==> flow/design.v <==
`timescale 1ns / 1ps
module mat_mul #
	(
        parameter integer DIM_LOG = 2,     
        parameter integer DIM = 2**DIM_LOG,
        parameter integer SIZE = DIM*DIM,
        parameter integer SIZE_LOG = 2*DIM_LOG,
        parameter integer DATA_WIDTH = 32
    )
    (
		input wire  s00_axi_aclk,
		input wire  s00_axi_aresetn,
		output wire  s00_axis_tready,
		input wire [DATA_WIDTH-1 : 0] s00_axis_tdata,
		input wire  s00_axis_tlast,
        input wire  s00_axis_tvalid,
		output wire  m00_axis_tvalid,
        output wire [DATA_WIDTH-1 : 0] m00_axis_tdata,
        output wire [(DATA_WIDTH/8)-1 : 0] m00_axis_tstrb,
        output wire  m00_axis_tlast,
        input wire  m00_axis_tready,
        input wire sel, 
        input wire start
    );
	reg busy;               
	reg item_done;          
	reg matrix_done;        
	reg start_transfer;     
	reg transfer;           
	reg last_transfer;      
	reg mac_enable;         
    reg [DATA_WIDTH-1 : 0] mem_A [0 : SIZE-1];  
    reg [DATA_WIDTH-1 : 0] mem_B [0 : SIZE-1];  
    reg [DATA_WIDTH-1 : 0] mem_R [0 : SIZE-1];  
    reg [DATA_WIDTH-1 : 0] mat_A;    
    reg [DATA_WIDTH-1 : 0] mat_B;    
    reg [DATA_WIDTH-1 : 0] mat_R;    
    reg [SIZE_LOG-1 : 0] addr_stream_in;     
    reg [SIZE_LOG-1 : 0] addr_stream_out;    
    wire [SIZE_LOG-1 : 0] addr_A;    
    wire [SIZE_LOG-1 : 0] addr_B;    
    reg [SIZE_LOG-1 : 0] addr_R;     
    reg [DIM_LOG-1 : 0] row_cnt;     
    reg [DIM_LOG-1 : 0] col_cnt;     
    reg [DIM_LOG-1 : 0] tmp_cnt;     
    wire [DATA_WIDTH-1 : 0] mad;     
    reg [DATA_WIDTH-1 : 0] mac;      
    assign s00_axis_tready = !busy  && s00_axis_tvalid ;  
    always @ (posedge s00_axi_aclk) begin
        if (!s00_axi_aresetn || s00_axis_tlast)
            addr_stream_in <= 0;
        else if (s00_axis_tready)  
            addr_stream_in <= addr_stream_in+1 ;  
    end
    always @ (posedge s00_axi_aclk) begin 
        if (s00_axis_tvalid && !sel && s00_axis_tready)  
            mem_A [addr_stream_in] <= s00_axis_tdata;
        if (busy)  
            mat_A <= mem_A [addr_A];
    end
    always @ (posedge s00_axi_aclk) begin
        if (s00_axis_tvalid && sel && s00_axis_tready)  
            mem_B [addr_stream_in] <= s00_axis_tdata;
        if (busy)  
            mat_B <= mem_B [addr_B];
    end
    assign m00_axis_tstrb = 4'hf;    
    assign m00_axis_tdata = mat_R;   
    assign m00_axis_tlast = last_transfer;   
    assign m00_axis_tvalid =  transfer; 
    always @ (posedge s00_axi_aclk) begin
        if (!s00_axi_aresetn || matrix_done)  
            addr_stream_out <= 0;
        else if ((m00_axis_tready && transfer  || start_transfer  ))  
            addr_stream_out <=   addr_stream_out + 1;  
    end
    always @ (posedge s00_axi_aclk) begin
        if (!s00_axi_aresetn)
            start_transfer <= 0;
        else
            start_transfer <= matrix_done; 
    end
    always @ (posedge s00_axi_aclk) begin
        if (!s00_axi_aresetn || (m00_axis_tlast && m00_axis_tvalid && m00_axis_tready))  
            transfer <= 0;
        else if (start_transfer)  
            transfer <= 1; 
    end
    always @ (posedge s00_axi_aclk) begin
        if (!s00_axi_aresetn)
            last_transfer <= 0;
        else if (m00_axis_tready && transfer || start_transfer)
            last_transfer <= (addr_stream_out == SIZE-1); 
    end
    always @ (posedge s00_axi_aclk) begin
        if (item_done)  
            mem_R [addr_R] <= mad ;  
        if (m00_axis_tready && transfer || start_transfer)  
            mat_R <= mem_R [addr_stream_out];
    end
    always @ (posedge s00_axi_aclk) begin
        if (!s00_axi_aresetn || matrix_done ) 
            busy <= 0;
        else if (start )  
            busy <= 1'b1;
    end
    always @ (posedge s00_axi_aclk) begin
        if (!s00_axi_aresetn)
            item_done <= 0;
        else
            item_done <= (tmp_cnt==DIM-1 && busy) ;  
    end
    always @ (posedge s00_axi_aclk) begin
        if (!s00_axi_aresetn)
            matrix_done <= 0;
        else
            matrix_done <= (row_cnt == DIM-1) && (col_cnt == DIM-1) && (tmp_cnt==DIM-1) ;  
    end
    always @ (posedge s00_axi_aclk) begin
        if (!s00_axi_aresetn || start || tmp_cnt == DIM)  
            tmp_cnt <= 0;
        else if (busy && !matrix_done)  
            tmp_cnt <= tmp_cnt + 1;
    end
    always @ (posedge s00_axi_aclk) begin
        if (!s00_axi_aresetn || start || col_cnt==DIM)  
            col_cnt <= 0;
        else if (busy && tmp_cnt==DIM-1)  
            col_cnt <= col_cnt + 1;
    end
    always @ (posedge s00_axi_aclk) begin
        if (!s00_axi_aresetn || start || row_cnt==DIM)  
            row_cnt <= 0;
        else if (busy && col_cnt == DIM-1 && tmp_cnt==DIM-1)  
            row_cnt <= row_cnt + 1;
    end
    assign addr_A = row_cnt * (DIM) + tmp_cnt;  
    assign addr_B = tmp_cnt * (DIM) + col_cnt;
    always @ (posedge s00_axi_aclk) begin
        if (!s00_axi_aresetn || start)
            addr_R <= 0;
        else if (busy && item_done)  
            addr_R <= addr_R + 1 ;  
    end
    assign mad = mat_A * mat_B + mac;
    always @ (posedge s00_axi_aclk) begin
       if (!s00_axi_aresetn || tmp_cnt==0 )  
           mac <= 0;
       else if (mac_enable)
           mac <= mad ;  
    end
    always @ (posedge s00_axi_aclk) begin
       if (!s00_axi_aresetn)
           mac_enable <= 0;
       else if (busy)
           mac_enable <= 1;  
    end
endmodule
# From RTL to reports: mat_mul
# Module mat_mul before and after one edit of its RTL, step after step.
# "orig" refers to lines of the RTL above, "edited" to lines of the edited file.
# "diff" is "edited" less "orig", of the values as shown.
# Cell names lack the library's common part.
# Not given: --
[inputs]
design = "mat_mul"
clock = "s00_axi_aclk"
lib = "sky130hd"
corner = "tt_025C_1v80"

# Edit of the RTL
# The edit as a unified diff against the file above.
# The edit is scripted, without regard to the design's behaviour, which it may alter; it was not made to optimise anything.
# begin of diff
@@ -6,5 +6,5 @@
         parameter integer SIZE = DIM*DIM,
         parameter integer SIZE_LOG = 2*DIM_LOG,
-        parameter integer DATA_WIDTH = 32
+        parameter integer DATA_WIDTH = 64
     )
     (
# end of diff

# Word-level counts
# Yosys after proc, flatten, opt, wreduce and memory -nomap, before mapping. Enables and synchronous resets that opt folds into registers are not counted as muxes. Memory bits, and registers merged into a memory's read port (data or address), are not among the register bits. Print and check cells are not counted. Equal cells are merged and count once.
# Memory sizes are those after Yosys's memory passes, which may raise the word count (mostly to a power of two), join words into wider ones and drop unused or constant bits.
[op_classes]
columns = ["item", "orig", "edited", "diff"]
rows = [
  ["n_eq", 4, 4, 0],
  ["reduce_logical", 26, 26, 0],
  ["multipliers", 1, 1, 0],
  ["n_addsub", 9, 9, 0],
  ["muxes", 9, 9, 0],
]
[op_table]
columns = ["operator", "orig", "edited", "diff"]
rows = [
  ["32-bit two-way mux", 3, 0, -3],
  ["64-bit two-way mux", 0, 3, 3],
  ["32-bit adder", 1, 0, -1],
  ["32-bit by 32-bit multiplier with 32-bit output", 1, 0, -1],
  ["64-bit adder", 0, 1, 1],
  ["64-bit by 64-bit multiplier with 64-bit output", 0, 1, 1],
]
# Unchanged operator kinds not shown: 11.
[bits]
columns = ["item", "orig", "edited", "diff"]
rows = [
  ["clocked_rd_ports_x_width", 96, 192, 96],
  ["regBits", 57, 89, 32],
  ["memories", 3, 3, 0],
  ["ram_bits", 1536, 3072, 1536],
  ["out_inout_bits", 39, 75, 36],
]
[memory_table]
columns = ["item", "orig", "edited"]
rows = [
  ["memory_list", "mem_A 16 x 32 bit 1R1W; mem_B 16 x 32 bit 1R1W; mem_R 16 x 32 bit 1R1W", "mem_A 16 x 64 bit 1R1W; mem_B 16 x 64 bit 1R1W; mem_R 16 x 64 bit 1R1W"],
]

# Logic depth
# Yosys ltp: most cells in a row. Word level: on the elaborated netlist, between registers, memories and ports. Mapped: between sequential cells and ports; inverters and the memories' decode and read muxes count.
[depth]
columns = ["item", "orig", "edited", "diff"]
rows = [
  ["ltp_word", 4, 4, 0],
  ["abc_area", "0", "0", "--"],
  ["ltp_mapped", 30, 35, 5],
  ["depth_no_buf", 27, 32, 5],
]

# Netlist
# Yosys stat after the flow's synthesis: flattened, memories mapped to cells. It holds for the ABC_AREA given above (unset counts as 0); a run with the other value may have another netlist.
[types]
columns = ["type", "orig", "edited", "diff"]
rows = [
  ["edfxtp_1", 1632, 3264, 1632],
  ["fa_1", 438, 1893, 1455],
  ["inv_1", 510, 1786, 1276],
  ["and2_1", 292, 1116, 824],
  ["nand2_1", 265, 1040, 775],
  ["mux4_2", 480, 960, 480],
  ["clkbuf_1", 162, 592, 430],
  ["ha_1", 137, 334, 197],
  ["xnor2_1", 70, 142, 72],
  ["nor2_1", 103, 147, 44],
  ["a21oi_1", 31, 75, 44],
  ["buf_1", 49, 85, 36],
  ["dfxtp_1", 57, 89, 32],
  ["xor2_1", 26, 51, 25],
  ["a21o_1", 13, 37, 24],
  ["nand4_1", 5, 27, 22],
  ["nand3_1", 14, 35, 21],
  ["mux2i_1", 31, 50, 19],
]
# Unchanged cell types not shown: 4.
# The list need not be complete.
[mapped]
columns = ["item", "orig", "edited", "diff"]
rows = [
  ["buffers", 217, 696, 479],
  ["yosys_area_um2", 79502.5, 189053.8, 109551.3],
  ["cell_count", 4406, 11959, 7553],
  ["seqArea_um2", 50148.1, 99795.7, 49647.6],
  ["ff_cells", 1689, 3353, 1664],
]

# Worst setup path after synthesis
# Source: OpenSTA report_checks on the synthesized netlist (no wires, ideal clock, input and output delay 20% of the period each), path of least setup slack; recovery checks are left aside. Register names are those of the netlist, which keeps one name where synthesis merged equal registers.
[synth_path]
columns = ["item", "orig", "edited", "diff"]
rows = [
  ["kind", "register to register", "register to register", "--"],
  ["startpoint", "reg mat_A[13]", "reg mat_A[25]", "--"],
  ["endpoint", "reg mac[29]", "mem mem_R[0][58]", "--"],
  ["required_time_ns", 9.934, 9.703, -0.231],
  ["arrival_ns", 7.391, 8.501, 1.110],
  ["path_delay_ns", 7.457, 8.798, 1.341],
  ["n_path_buf", 3, 2, -1],
  ["t_first_pin_ns", 0.000, 0.000, 0.000],
  ["period_ns", 10.0, 10.0, 0.0],
  ["setup_slack_ns", 2.542, 1.202, -1.340],
  ["stages", 29, 30, 1],
  ["period_less_setup_slack_ns", 7.458, 8.798, 1.340],
]
# "path_delay_ns" = arrival - input delay + setup time.
# "stages": output pins that drive a net of the path, with the launching flip-flop's if there is one; two outputs of one cell count as two.
# "period_less_setup_slack_ns" = period - worst setup slack (recovery checks aside). The figure is calculated, with input and output delays left at 20% of the set period.
# Between the ends stands the longest chain of elaborated cells between them, by number of cells; it is not shown to be the way that was timed. Of several equally long chains one is given.
# A line is the first line of the expression or statement that the cell stems from. Yosys adds cells for indexed reads and writes and turns some case tables into memories.
[synth_via_orig]
path_cell_list = "edfxtp_1 -> clkbuf_1 -> clkbuf_1 -> and2_1 -> fa_1 -> fa_1 -> fa_1 -> inv_1 -> fa_1 -> inv_1 -> fa_1 -> inv_1 -> fa_1 -> inv_1 -> fa_1 -> inv_1 -> fa_1 -> inv_1 -> ha_1 -> clkbuf_1 -> a21oi_1 -> o21ai_0 -> a22oi_1 -> o211ai_1 -> a2111oi_0 -> o21bai_1 -> xor2_1 -> mux2i_1 -> nor2_1"
elab_chain_cells = 2
cone_cells = 2
cone_lines = 1
[synth_lines_orig]
columns = ["item", "line", "text"]
rows = [
  ["start, declared", 35, "reg [DATA_WIDTH-1 : 0] mat_A;"],
  ["32-bit by 32-bit multiplier with 32-bit output", 145, "assign mad = mat_A * mat_B + mac;"],
  ["32-bit adder", 145, ""],
  ["end, assigned", 148, "mac <= 0;"],
  ["end, assigned", 150, "mac <= mad ;"],
  ["end, declared", 47, "reg [DATA_WIDTH-1 : 0] mac;"],
]
# Some nets on the timed path still bear RTL names; the line given drives or declares the net.
[synth_named_nets_orig]
columns = ["signal", "line"]
rows = [
  ["mad[29]", 145],
]
[synth_via_edited]
path_cell_list = "edfxtp_1 -> clkbuf_1 -> clkbuf_1 -> nand2_1 -> fa_1 -> inv_1 -> fa_1 -> fa_1 -> fa_1 -> inv_1 -> fa_1 -> fa_1 -> inv_1 -> fa_1 -> fa_1 -> fa_1 -> inv_1 -> fa_1 -> inv_1 -> ha_1 -> a21o_1 -> a21o_1 -> a21oi_1 -> o21bai_1 -> a21oi_1 -> o21ai_0 -> a221oi_2 -> o41ai_4 -> a21oi_1 -> xnor2_1"
elab_chain_cells = 3
cone_cells = 3
cone_lines = 2
[synth_lines_edited]
columns = ["item", "line", "text"]
rows = [
  ["start, declared", 35, "reg [DATA_WIDTH-1 : 0] mat_A;"],
  ["64-bit by 64-bit multiplier with 64-bit output", 145, "assign mad = mat_A * mat_B + mac;"],
  ["64-bit adder", 145, ""],
  ["64-bit two-way mux", 96, "if (item_done)"],
  ["end, declared", 34, "reg [DATA_WIDTH-1 : 0] mem_R [0 : SIZE-1];"],
]

# Worst path after layout
# From the final timing report of each run of pair A: the path of least setup slack in the routed layout; clock arrival at registers is part of the times.
[layout_path]
columns = ["item", "orig", "edited", "diff"]
rows = [
  ["kind", "register to register", "register to register", "--"],
  ["startpoint", "reg mat_B[0]", "reg mat_B[7]", "--"],
  ["endpoint", "mem mem_R[3][31]", "mem mem_R[11][57]", "--"],
  ["period_ns", 9.07, 9.07, 0.00],
  ["required_time_ns", 9.59, 9.77, 0.18],
  ["stages", 26, 30, 4],
  ["arrival_ns", 9.02, 9.61, 0.59],
  ["t_first_pin_ns", 0.84, 0.96, 0.12],
  ["setup_slack_ns", 0.57, 0.16, -0.41],
  ["n_path_buf", 2, 5, 3],
]
# Between the ends stands the longest chain of elaborated cells between them, by number of cells; it is not shown to be the way that was timed. Of several equally long chains one is given.
[layout_via_orig]
path_cell_list = "edfxtp_1 -> buf_4 -> nand2_1 -> fa_1 -> fa_1 -> inv_1 -> fa_1 -> inv_1 -> fa_1 -> inv_1 -> fa_1 -> inv_1 -> fa_1 -> fa_1 -> fa_1 -> inv_1 -> ha_1 -> a21oi_1 -> o21ai_0 -> a22oi_1 -> o211ai_1 -> a2111oi_0 -> buf_4 -> o21ai_0 -> nand3_1 -> and2_1"
elab_chain_cells = 3
cone_cells = 3
cone_lines = 2
[layout_lines_orig]
columns = ["item", "line", "text"]
rows = [
  ["start, declared", 36, "reg [DATA_WIDTH-1 : 0] mat_B;"],
  ["32-bit by 32-bit multiplier with 32-bit output", 145, "assign mad = mat_A * mat_B + mac;"],
  ["32-bit adder", 145, ""],
  ["32-bit two-way mux", 96, "if (item_done)"],
  ["end, declared", 34, "reg [DATA_WIDTH-1 : 0] mem_R [0 : SIZE-1];"],
]
[layout_via_edited]
path_cell_list = "edfxtp_1 -> buf_12 -> buf_12 -> buf_12 -> and2_4 -> fa_1 -> fa_1 -> fa_1 -> fa_1 -> fa_1 -> inv_1 -> fa_1 -> inv_1 -> fa_1 -> ha_1 -> fa_1 -> fa_1 -> ha_4 -> and3_4 -> nand2_2 -> or4_4 -> a31oi_4 -> buf_6 -> o2111ai_4 -> a21oi_2 -> o211ai_2 -> a311oi_2 -> nor2_1 -> xnor2_1 -> buf_6"
elab_chain_cells = 3
cone_cells = 3
cone_lines = 2
[layout_lines_edited]
columns = ["item", "line", "text"]
rows = [
  ["start, declared", 36, "reg [DATA_WIDTH-1 : 0] mat_B;"],
  ["64-bit by 64-bit multiplier with 64-bit output", 145, "assign mad = mat_A * mat_B + mac;"],
  ["64-bit adder", 145, ""],
  ["64-bit two-way mux", 96, "if (item_done)"],
  ["end, declared", 34, "reg [DATA_WIDTH-1 : 0] mem_R [0 : SIZE-1];"],
]
# Some nets on the timed path still bear RTL names; the line given drives or declares the net.
[layout_named_nets_edited]
columns = ["signal", "line"]
rows = [
  ["mad[57]", 145],
]

# Flow runs
# Runs of the flow (Yosys, OpenROAD) on both versions; the two runs of a pair have the same settings. The constraints put input and output delay at 20% of the set period each and load the outputs with 0.01 pF.
[flow_settings_pair_A]
CORE_UTILIZATION = 40
PLACE_DENSITY = 0.6
period_ns = 9.07
CAP_MARGIN = 20
CORE_MARGIN = 2
SLEW_MARGIN = 20
[results_pair_A]
columns = ["item", "orig", "edited", "diff"]
rows = [
  ["cell_area_final_um2", 89578.4, 215870.0, 126291.6],
  ["setup_worst_slack_ns", 0.569, 0.157, -0.412],
  ["yosys.chip_area_um2", 79502.5, 189053.8, 109551.3],
  ["final_die_area_um2", 202338.0, 478152.0, 275814.0],
]
[flow_settings_pair_B]
CAP_MARGIN = 35
CELL_PAD_IN_SITES_GLOBAL_PLACEMENT = 2
CORE_UTILIZATION = 18
CTS_CLUSTER_DIAMETER = 263
PLACE_DENSITY_LB_ADDON = 0.18
SETUP_SLACK_MARGIN = 0.7
TNS_END_PERCENT = 45
period_ns = 8.46
CORE_MARGIN = 2
SLEW_MARGIN = 20
[results_pair_B]
columns = ["item", "orig", "edited", "diff"]
rows = [
  ["cell_area_final_um2", 96367.4, 233380.0, 137012.6],
  ["setup_worst_slack_ns", 0.986, -0.689, -1.675],
  ["yosys.chip_area_um2", 79502.5, 189053.8, 109551.3],
  ["final_die_area_um2", 447013.0, 1058510.0, 611497.0],
]
